==> flow/design.v <==
`timescale 1ns / 1ps
module debounce_one_shot(
    input CLK,
    input EN,
    input RST,
    input BTN,
    output logic DB_BTN
    );
    localparam logic [7:0] c_LOW_GOING_HIGH_CLOCKS = 8'h19;  
    localparam logic [7:0] c_HIGH_GOING_LOW_CLOCKS = 8'h33;  
    localparam logic [7:0] c_ONE_SHOT_CLOCKS       = 8'h01;  
    typedef enum { ST_init, ST_BTN_low, ST_BTN_low_to_high, ST_BTN_high, ST_BTN_high_to_low, ST_one_shot} STATES;
    STATES NS, PS;
    logic [7:0] s_db_count;
    logic s_count_rst, s_count_inc;
    always_ff @(posedge CLK) begin
        if (RST == 1'b1)
            s_db_count <= 8'h00;
        else if (EN == 1'b1) begin
            if (s_count_rst == 1'b1)
                s_db_count <= 8'h00;
            else if (s_count_inc == 1'b1)
                s_db_count <= s_db_count + 1;
        end
    end
    always_ff @(posedge CLK) begin
       if (RST == 1'b1)
           PS <= ST_init;
       else if (EN == 1'b1)
           PS <= NS; 
    end
    always_comb begin
        NS = ST_init;
        DB_BTN = 1'b0;
        s_count_rst = 1'b0;
        s_count_inc = 1'b0;
        case (PS)
            ST_init: begin           
                NS = ST_BTN_low;
                DB_BTN = 1'b0;
                s_count_rst = 1'b1;
            end
            ST_BTN_low: begin    
                if (BTN == 1'b1) begin        
                    NS = ST_BTN_low_to_high;  
                    s_count_inc = 1'b1;        
                end
                else begin
                    NS = ST_BTN_low;         
                    s_count_rst = 1'b1;
                end
            end
            ST_BTN_low_to_high: begin    
                if (BTN == 1'b1) begin   
                    if (s_db_count == c_LOW_GOING_HIGH_CLOCKS) begin 
                        NS = ST_BTN_high;
                        s_count_rst = 1'b1;
                    end
                    else begin           
                        NS = ST_BTN_low_to_high;
                        s_count_inc = 1'b1;
                    end
                end
                else begin               
                    NS = ST_BTN_low;
                    s_count_rst = 1'b1;
                end
            end
            ST_BTN_high: begin           
                if (BTN == 1'b1) begin 
                    NS = ST_BTN_high;
                    s_count_rst = 1'b1;
                end
                else begin               
                    NS = ST_BTN_high_to_low;
                    s_count_inc = 1'b1;
                end
            end
            ST_BTN_high_to_low: begin
                if (BTN == 1'b0) begin   
                    if (s_db_count == c_HIGH_GOING_LOW_CLOCKS) begin 
                        NS = ST_one_shot;
                        s_count_rst = 1'b1;
                    end
                    else begin           
                        NS = ST_BTN_high_to_low;
                        s_count_inc = 1'b1;
                    end
                end
                else begin               
                    NS = ST_BTN_high;
                    s_count_rst = 1'b1;
                end 
            end
            ST_one_shot: begin   
                if (s_db_count == c_ONE_SHOT_CLOCKS) begin  
                    NS = ST_init;
                    s_count_rst = 1'b1;
                    DB_BTN = 1'b0;
                end
                else begin               
                    NS = ST_one_shot;
                    s_count_inc = 1'b1;
                    DB_BTN = 1'b1;
                end
            end
            default: begin               
                NS = ST_init;
                s_count_rst = 1'b1;
                s_count_inc = 1'b0;
                DB_BTN = 1'b0;
            end
        endcase
    end
endmodule
`timescale 1ns / 1ps
module position_mover(   
    input RBTN,  
    input LBTN,  
    input clock,
    input en,
    input reset,
    input rst,
    output [2:0] columnPosition
    );
    logic [2:0] position;
    always_ff @(posedge clock) begin
        if (reset)
            position <= 3'b011;
        else if (!en)
            position <= position;
        else if (rst)
            position <= 3'b011;
        else begin
            if(RBTN && !LBTN && position < 6)        
                position <= position + 1;
            else if (LBTN && !RBTN && position > 0)  
                position <= position - 1;
        end
    end   
    assign columnPosition = position;  
endmodule
`timescale 1ns / 1ps
module game_state(
    input clock,
    input en,                                
    input reset,                             
    input rst,                               
    input select,                            
    input [2:0] columnPosition,
    output logic [7:0][7:0] green_grid,        
    output logic [7:0][7:0] blue_grid        
    );
    reg turn;     
    always_ff @ (posedge clock) begin 
        if (reset)
            turn <= 0;
        else if (!en)
            turn <= turn;
        else if (rst)                                 
            turn <= 0;
        else begin
            if (select)                          
                turn <= ~turn;
        end
    end
    reg [7:0] topRow;
    always_comb begin
        case (columnPosition)
            3'b000: topRow = 8'b01111111;                
            3'b001: topRow = 8'b10111111;                
            3'b010: topRow = 8'b11011111;
            3'b011: topRow = 8'b11101111;
            3'b100: topRow = 8'b11110111;
            3'b101: topRow = 8'b11111011;
            3'b110: topRow = 8'b11111101;
            default: topRow = 8'b11111111;
        endcase;
    end
    reg [6:0][2:0] columnCount;                  
    always_ff @ (posedge clock) begin
        if (reset) begin
            for(int i = 0; i < 7; i ++) begin 
                columnCount[i] <= 3'b000; 
            end
        end
        else if (!en) begin
        end
        else if (rst) begin                                 
            for(int i = 0; i < 7; i ++) begin 
                columnCount[i] <= 3'b000; 
            end
        end    
        else begin
            if(select && columnCount[columnPosition] < 5)   
                columnCount[columnPosition] <= columnCount[columnPosition] + 1;
        end
    end
    always_ff @ (posedge clock) begin
      if (reset) begin
        for(int i = 0; i < 8; i++) begin
            green_grid[i] <= 8'b11111111;
            blue_grid[i] <= 8'b11111111;
        end
      end
      else if (en) begin
        case (turn)
            (1'b0): begin 
                    green_grid[0] <= topRow;
                    blue_grid[0] <= 8'b11111111;
             end
            (1'b1): begin
                blue_grid[0] <= topRow;
                green_grid[0] <= 8'b11111111;
             end
        endcase
        if (rst) begin                           
            for(int i = 1; i < 8; i++) begin
                green_grid[i] <= 8'b11111111;
                blue_grid[i] <= 8'b11111111;
            end
        end 
        else begin
            if (select) begin                    
                case (turn)
                    (1'b0):  green_grid[7 - columnCount[columnPosition]][7 - columnPosition] <= 1'b0; 
                    (1'b1): blue_grid[7 - columnCount[columnPosition]][7 - columnPosition] <= 1'b0;
                endcase
            end
        end
      end
    end
endmodule
`timescale 1ns / 1ps
module matrix_driver(
    input clock,  
    input en,
    input reset,
    input [7:0][7:0] green_grid, blue_grid,        
    output logic [7:0] green_driver, blue_driver, row_driver    
    );
    logic [2:0] count;                           
    always_ff @ (posedge clock) begin
        if (reset)
            count <= 3'b000;
        else if (en)
            count <= count + 3'b001;
    end
    always @ (*)  begin                           
        case (count)                             
            3'b000: row_driver = 8'b00000001;        
            3'b001: row_driver = 8'b00000010;       
            3'b010: row_driver = 8'b00000100;
            3'b011: row_driver = 8'b00001000;
            3'b100: row_driver = 8'b00010000;
            3'b101: row_driver = 8'b00100000;
            3'b110: row_driver = 8'b01000000;
            3'b111: row_driver = 8'b10000000;
            default: row_driver = 8'b00000000;
        endcase
    end
    assign green_driver = green_grid[count];         
    assign blue_driver = blue_grid[count];
endmodule
`timescale 1ns / 1ps
module connect_four(
    input clock,
    input reset,                        
    input rbtn, lbtn, mbtn, bbtn,
    output logic [7:0] row, greenColumn, blueColumn  
    );
    logic inter_clock, db_mbtn, db_bbtn, db_lbtn, db_rbtn;
    logic [7:0][7:0] blue_gridTest, green_gridTest;
    logic [2:0] position;
    logic [7:0] topRow;
    clk_div MYCLOCK (
        .clk(clock),
        .reset(reset),
        .sclk(inter_clock)
    );   
    debounce_one_shot debouncer1 (
        .CLK(clock),
        .EN(inter_clock),
        .RST(reset),
        .BTN(mbtn),
        .DB_BTN(db_mbtn)
    );
    debounce_one_shot debouncer2 (
        .CLK(clock),
        .EN(inter_clock),
        .RST(reset),
        .BTN(bbtn),
        .DB_BTN(db_bbtn)
    );
    debounce_one_shot debouncer3 (   
        .CLK(clock),
        .EN(inter_clock),
        .RST(reset),
        .BTN(rbtn),
        .DB_BTN(db_rbtn)
    );
    debounce_one_shot debouncer4 (   
        .CLK(clock),
        .EN(inter_clock),
        .RST(reset),
        .BTN(lbtn),
        .DB_BTN(db_lbtn)
    );
    position_mover mover(
        .RBTN(db_rbtn),
        .LBTN(db_lbtn),
        .rst(db_bbtn),
        .clock(clock),
        .en(inter_clock),
        .reset(reset),
        .columnPosition(position)
    );
    game_state game(
        .clock(clock),
        .en(inter_clock),
        .reset(reset),
        .rst(db_bbtn),
        .select(db_mbtn),
        .columnPosition(position),
        .green_grid(green_gridTest),
        .blue_grid(blue_gridTest)
    );
    matrix_driver driver (
        .clock(clock),
        .en(inter_clock),
        .reset(reset),
        .blue_grid(blue_gridTest),
        .green_grid(green_gridTest),
        .green_driver(greenColumn),
        .blue_driver(blueColumn),
        .row_driver(row)
    );
endmodule
module clk_div (
    input clk,
    input reset,
    output sclk
    );
  localparam integer MAX_COUNT = 60; 
  integer div_cnt;
  reg tmp_clk; 
   always @ (posedge clk)              
   begin
         if (reset)
         begin
            tmp_clk <= 0;
            div_cnt <= 0;
         end else if (div_cnt == MAX_COUNT) 
         begin
            tmp_clk <= ~tmp_clk; 
            div_cnt <= 0;
         end else
            div_cnt <= div_cnt + 1;  
   end 
   assign sclk = (div_cnt == MAX_COUNT) && !tmp_clk; 
endmodule
# From RTL to reports: connect_four

Module connect_four before and after one edit of its RTL, step after step.
"unedited" refers to lines of the RTL above, "edited" to lines of the edited file.
"difference": "edited" minus "unedited" as printed here.
Cell names lack the library's common part.
A cell with -- has no value.

Design top: connect_four
Clock input: clock
Standard-cell library: sky130hd
Timing corner: tt_025C_1v80

# Edit of the RTL

Unified diff, file above to edited file.
A script made this edit. It changes what the design does and was not meant as an optimisation.

```diff
@@ -260,5 +260,7 @@
         endcase
     end
-    assign green_driver = green_grid[count];         
+    logic [7:0] green_driver_q;
+    always_ff @(posedge clock) green_driver_q <= green_grid[count];         
+    assign green_driver = green_driver_q;
     assign blue_driver = blue_grid[count];
 endmodule
```

# After elaboration

Source: Yosys, flattened and elaborated, memories not mapped. Widths are those after wreduce. Print and check cells do not count.
Yosys's memory passes give these memory sizes; they may raise the number of words (mostly to a power of two), join words into wider ones and drop unused or constant bits.

Storage and ports:

| element                         | unedited | edited | difference |
| register bits                   | 349      | 357    | +8 |
| memory bits (read-only)         | 64       | 64     | 0 |
| clocked read ports x word width | 8        | 8      | 0 |
| memory cells                    | 1        | 1      | 0 |
| bits of input ports             | 6        | 6      | 0 |
| output and inout bits           | 24       | 24     | 0 |

Cells by class:

| element              | unedited | edited | difference |
| $add $sub $neg       | 14       | 14     | 0 |
| multipliers          | 1        | 1      | 0 |
| $lt $le $gt $ge      | 3        | 3      | 0 |
| equal/unequal tests  | 41       | 41     | 0 |
| shift-type cells     | 7        | 7      | 0 |
| multiplexer cells    | 142      | 142    | 0 |
| bitwise operators    | 10       | 10     | 0 |
| reduce/logical cells | 31       | 31     | 0 |

Memory list:

| element                                 | unedited  | edited |
| words x width with read and write ports | 8x8 r1 w0 | 8x8 r1 w0 |

Operator list:

| kind                                                                    | unedited | edited | difference |
| 1-bit 2-to-1 mux                                                        | 62       | 62     | 0 |
| 8-bit 2-to-1 mux                                                        | 28       | 28     | 0 |
| 3-bit 2-to-1 mux                                                        | 20       | 20     | 0 |
| 32-bit by 2-bit equality test with 1-bit output (second input constant) | 8        | 8      | 0 |
| 32-bit by 3-bit equality test with 1-bit output (second input constant) | 8        | 8      | 0 |
| 32-bit 2-to-1 mux                                                       | 8        | 8      | 0 |
| 1-bit case mux with 5-bit select                                        | 8        | 8      | 0 |
| 2-bit AND reduction                                                     | 7        | 7      | 0 |
| 1-bit logical AND                                                       | 6        | 6      | 0 |
| 2-bit nonzero test                                                      | 6        | 6      | 0 |
| 8-bit by 1-bit adder with 8-bit output (second input constant)          | 4        | 4      | 0 |
| 32-bit by 1-bit equality test with 1-bit output (second input constant) | 4        | 4      | 0 |
| 8-bit by 1-bit equality test with 1-bit output (second input constant)  | 4        | 4      | 0 |
| 8-bit by 5-bit equality test with 1-bit output (second input constant)  | 4        | 4      | 0 |
| 8-bit by 6-bit equality test with 1-bit output (second input constant)  | 4        | 4      | 0 |
| 32-bit zero test                                                        | 4        | 4      | 0 |
| 2-bit 2-to-1 mux                                                        | 4        | 4      | 0 |
| 32-bit case mux with 6-bit select                                       | 4        | 4      | 0 |
| 3-bit by 1-bit adder with 3-bit output (second input constant)          | 3        | 3      | 0 |
| 3-bit equality test (second input constant)                             | 3        | 3      | 0 |
| 1-bit zero test                                                         | 3        | 3      | 0 |
| 64-bit bitwise AND                                                      | 2        | 2      | 0 |
| 3-bit by 2-bit equality test with 1-bit output (second input constant)  | 2        | 2      | 0 |
| 3-bit less-than comparator (second input constant)                      | 2        | 2      | 0 |
| 64-bit 2-to-1 mux                                                       | 2        | 2      | 0 |
| 2-bit inequality test (second input constant)                           | 2        | 2      | 0 |
| 32-bit negator with 33-bit output                                       | 2        | 2      | 0 |
| 1-bit inverter                                                          | 2        | 2      | 0 |

The list need not be complete.

# Longest topological paths

Yosys ltp: most cells in a row. Word level: on the elaborated netlist, between registers, memories and ports. Mapped: between sequential cells and ports; inverters and the memories' decode and read muxes count.

Logic depth:

| element                 | unedited | edited | difference |
| depth after elaboration | 12       | 12     | 0 |
| ABC_AREA                | 0        | 0      | -- |
| mapped depth            | 18       | 16     | -2 |

# Mapped cells and area

Source: synth_stat.txt of the flow (Yosys; design flattened, memories mapped). It holds for the ABC_AREA given above (unset counts as 0); a run with the other value may have another netlist.

Cell types:

| cell type | unedited | edited | difference |
| a21oi_1   | 144      | 113    | -31 |
| nand4_1   | 12       | 39     | +27 |
| o311ai_0  | 0        | 21     | +21 |
| nand2_1   | 106      | 125    | +19 |
| nand3_1   | 54       | 37     | -17 |
| o211ai_1  | 6        | 21     | +15 |
| o31ai_1   | 3        | 17     | +14 |
| clkbuf_1  | 47       | 59     | +12 |
| mux2i_1   | 19       | 7      | -12 |
| a31o_2    | 14       | 2      | -12 |
| a31oi_1   | 14       | 2      | -12 |
| o41ai_1   | 5        | 16     | +11 |
| buf_2     | 29       | 19     | -10 |
| o21ai_0   | 35       | 26     | -9 |
| a211o_1   | 12       | 3      | -9 |
| xnor2_1   | 12       | 21     | +9 |
| o22ai_1   | 5        | 14     | +9 |
| dfxtp_1   | 253      | 261    | +8 |

The list need not be complete.

Synthesis totals:

| element                             | unedited  | edited    | difference |
| cell count                          | 1372      | 1367      | -5 |
| cell area after synthesis (sq mm)   | 0.0122405 | 0.0123081 | +0.0000676 |
| sequential part of the area (sq mm) | 0.0050649 | 0.005225  | +0.0001601 |
| flip-flops                          | 253       | 261       | +8 |
| buffer cells                        | 87        | 88        | +1 |

The figures by module come from a second, unflattened synthesis with its own total; it is not the netlist above.

Second synthesis, totals:

| element                                 | unedited  | edited    | difference |
| cell total of the unflattened synthesis | 1491      | 1499      | +8 |
| area (unflattened synthesis) (sq mm)    | 0.0132114 | 0.0133691 | +0.0001577 |

Rows give one instance, submodules left out.

Modules, unedited:

| module            | instances | cells | area (sq mm) | seq. area (sq mm) |
| game_state        | 1         | 747   | 0.0063123    | 0.0030029 |
| debounce_one_shot | 4         | 110   | 0.0008959    | 0.0002803 |
| clk_div           | 1         | 195   | 0.0016991    | 0.0006606 |
| matrix_driver     | 1         | 86    | 0.0014051    | 0.0002202 |
| position_mover    | 1         | 23    | 0.0002115    | 0.0000601 |
| connect_four      | 1         | 0     | 0            | 0 |

Modules, edited:

| module            | instances | cells | area (sq mm) | seq. area (sq mm) |
| game_state        | 1         | 747   | 0.0063123    | 0.0030029 |
| debounce_one_shot | 4         | 110   | 0.0008959    | 0.0002803 |
| clk_div           | 1         | 195   | 0.0016991    | 0.0006606 |
| matrix_driver     | 1         | 94    | 0.0015627    | 0.0003804 |
| position_mover    | 1         | 23    | 0.0002115    | 0.0000601 |
| connect_four      | 1         | 0     | 0            | 0 |

# Timing after synthesis

Source: OpenSTA report_checks on the synthesized netlist (no wires, ideal clock, input and output delay 20% of the period each), path of least setup slack; recovery checks are left aside. Register names are those of the netlist, which keeps one name where synthesis merged equal registers.

Timing path post-synthesis:

| element                           | unedited                 | edited                   | difference |
| path type                         | register to output       | register to output       | -- |
| start point                       | register driver.count[1] | register driver.count[0] | -- |
| end point                         | output blueColumn[0]     | output blueColumn[2]     | -- |
| period (ns)                       | 10.0                     | 10.0                     | 0.0 |
| launch time at the first pin (ns) | 0.000                    | 0.000                    | 0.000 |
| data arrival time (ns)            | 2.251                    | 2.031                    | -0.220 |
| setup slack (ns)                  | 5.749                    | 5.969                    | +0.220 |
| path delay (ns)                   | 2.251                    | 2.031                    | -0.220 |
| stages on the path                | 6                        | 6                        | 0 |
| path buffers                      | 3                        | 3                        | 0 |
| synthesis period reached (ns)     | 4.251                    | 4.031                    | -0.220 |

"path delay" = arrival - input delay + setup time.
A path that ends at an output port has no setup time.
"stages on the path" counts driving pins, that of a launching flip-flop among them; a cell with two outputs on the path counts twice.
"synthesis period reached" = period - worst setup slack (recovery checks aside). The figure is calculated, with input and output delays left at 20% of the set period.
Between the ends stands the longest chain of elaborated cells between them, by number of cells; it is not shown to be the way that was timed. Of several equally long chains one is given.
A line is the first line of the expression or statement that the cell stems from. Yosys adds cells for indexed reads and writes and turns some case tables into memories.

Between the ends, post-synthesis, unedited:
Cells stage by stage: dfxtp_1 clkbuf_1 clkbuf_1 clkbuf_1 mux4_2 mux2_2
Cells in the longest elaborated chain: 1

Ends and longest elaborated chain, post-synthesis, unedited:

| element                                          | RTL line | text |
| from (decl)                                      | 242      | `logic [2:0] count;` |
| from (assign)                                    | 245      | `count <= 3'b000;` |
| from (assign)                                    | 247      | `count <= count + 3'b001;` |
| 64-bit by 7-bit indexed select with 8-bit output | 263      | `assign blue_driver = blue_grid[count];` |
| to (decl)                                        | 270      | `output logic [7:0] row, greenColumn, blueColumn` |

Between the ends, post-synthesis, edited:
Cells stage by stage: dfxtp_1 clkbuf_1 clkbuf_1 clkbuf_1 mux4_2 mux2_2
Cells in the longest elaborated chain: 1

Ends and longest elaborated chain, post-synthesis, edited:

| element                                          | RTL line | text |
| from (decl)                                      | 242      | `logic [2:0] count;` |
| from (assign)                                    | 245      | `count <= 3'b000;` |
| from (assign)                                    | 247      | `count <= count + 3'b001;` |
| 64-bit by 7-bit indexed select with 8-bit output | 265      | `assign blue_driver = blue_grid[count];` |
| to (decl)                                        | 272      | `output logic [7:0] row, greenColumn, blueColumn` |

# Worst path after layout

From the final timing report of the runs of pair A: the path of least setup slack in the routed layout; clock arrival at registers is part of the times.

Timing path post-layout:

| element                           | unedited                   | edited                     | difference |
| path type                         | register to register       | register to register       | -- |
| start point                       | register mover.position[1] | register mover.position[2] | -- |
| end point                         | register game.blue_grid    | register game.green_grid   | -- |
| period (ns)                       | 4.94                       | 4.94                       | 0.00 |
| library setup time (ns)           | 0.14                       | 0.06                       | -0.08 |
| launch time at the first pin (ns) | 0.53                       | 0.55                       | +0.02 |
| data arrival time (ns)            | 4.58                       | 4.57                       | -0.01 |
| setup slack (ns)                  | 0.77                       | 0.85                       | +0.08 |
| stages on the path                | 14                         | 15                         | +1 |
| path buffers                      | 0                          | 1                          | +1 |

An end named without its bit number is one bit of that signal or, where synthesis recoded a state register, one of its new flip-flops.
A register here has more assigning lines than the two given.

Between the ends, post-layout, unedited:
Cells stage by stage: dfxtp_1 nor2b_1 a21oi_2 and2_1 inv_1 ha_1 nand2_1 nor3_1 ha_1 a31o_2 nor3_1 a21boi_1 and2_1 a21oi_1

Ends and longest elaborated chain, post-layout, unedited:

| element       | RTL line | text |
| from (decl)   | 126      | `logic [2:0] position;` |
| from (assign) | 131      | `position <= position;` |
| from (assign) | 136      | `position <= position + 1;` |
| to (assign)   | 227      | `(1'b1): blue_grid[7 - columnCount[columnPosition]][7 - columnPosition] <= 1'b0;` |
| to (decl)     | 152      | `output logic [7:0][7:0] blue_grid` |

unedited: No chain of elaborated cells between the ends is given.

Between the ends, post-layout, edited:
Cells stage by stage: dfxtp_1 buf_4 mux2_1 a221oi_2 o22a_1 inv_2 ha_1 and3_1 ha_1 inv_1 and3_1 a41o_1 o21ai_1 o311ai_0 nand2_1

Ends and longest elaborated chain, post-layout, edited:

| element       | RTL line | text |
| from (decl)   | 126      | `logic [2:0] position;` |
| from (assign) | 131      | `position <= position;` |
| from (assign) | 136      | `position <= position + 1;` |
| to (assign)   | 226      | `(1'b0):  green_grid[7 - columnCount[columnPosition]][7 - columnPosition] <= 1'b0;` |
| to (decl)     | 151      | `output logic [7:0][7:0] green_grid,` |

edited: No chain of elaborated cells between the ends is given.

# Layout results

Runs of the flow (Yosys, OpenROAD) on both versions; the two runs of a pair have the same settings. The constraints put input and output delay at 20% of the set period each and load the outputs with 0.01 pF.

Flow settings, pair A:
CORE_UTILIZATION: 40
PLACE_DENSITY: 0.6
period_ns: 4.94
CAP_MARGIN: 20
CORE_MARGIN: 2
SLEW_MARGIN: 20

Results, pair A:

| element                                   | unedited  | edited    | difference |
| chip area after synthesis (Yosys) (sq mm) | 0.0122405 | 0.0123081 | +0.0000676 |
| die area (sq mm)                          | 0.0320159 | 0.0321897 | +0.0001738 |
| std-cell area (final layout) (sq mm)      | 0.0137557 | 0.0140247 | +0.0002690 |
| utilization                               | 0.453     | 0.461     | +0.008 |
| smallest setup slack (ns)                 | 0.768     | 0.847     | +0.079 |
| total negative slack (ns)                 | 0.000     | 0.000     | 0.000 |
| lowest hold slack (ns)                    | 0.461     | 0.438     | -0.023 |
| total power of the final layout (W)       | 0.004254  | 0.004486  | +0.000232 |
| reached clock period (ns)                 | 4.172     | 4.093     | -0.079 |

Flow settings, pair B:
CAP_MARGIN: 35
CELL_PAD_IN_SITES_GLOBAL_PLACEMENT: 0
CORE_MARGIN: 9
CORE_UTILIZATION: 56
CTS_CLUSTER_SIZE: 85
GPL_TIMING_DRIVEN: 0
PLACE_DENSITY: 0.89
SETUP_SLACK_MARGIN: 1.03
SLEW_MARGIN: 25
TNS_END_PERCENT: 25
period_ns: 5.55

Results, pair B:

| element                                   | unedited  | edited    | difference |
| chip area after synthesis (Yosys) (sq mm) | 0.0122405 | 0.0123081 | +0.0000676 |
| die area (sq mm)                          | 0.0275046 | 0.0276391 | +0.0001345 |
| std-cell area (final layout) (sq mm)      | 0.013802  | 0.0139296 | +0.0001276 |
| utilization                               | 0.65      | 0.654     | +0.004 |
| smallest setup slack (ns)                 | 1.059     | 1.072     | +0.013 |
| total negative slack (ns)                 | 0.000     | 0.000     | 0.000 |
| lowest hold slack (ns)                    | 0.472     | 0.452     | -0.020 |
| total power of the final layout (W)       | 0.003669  | 0.003836  | +0.000167 |
| reached clock period (ns)                 | 4.491     | 4.478     | -0.013 |

"reached clock period": clock period set for the run, less the worst setup slack. It is reckoned from that one timing run; input and output delays stay at 20% of the period that was set.
"total power of the final layout" rests on the timing tool's default activity at the inputs, not on a simulated workload.
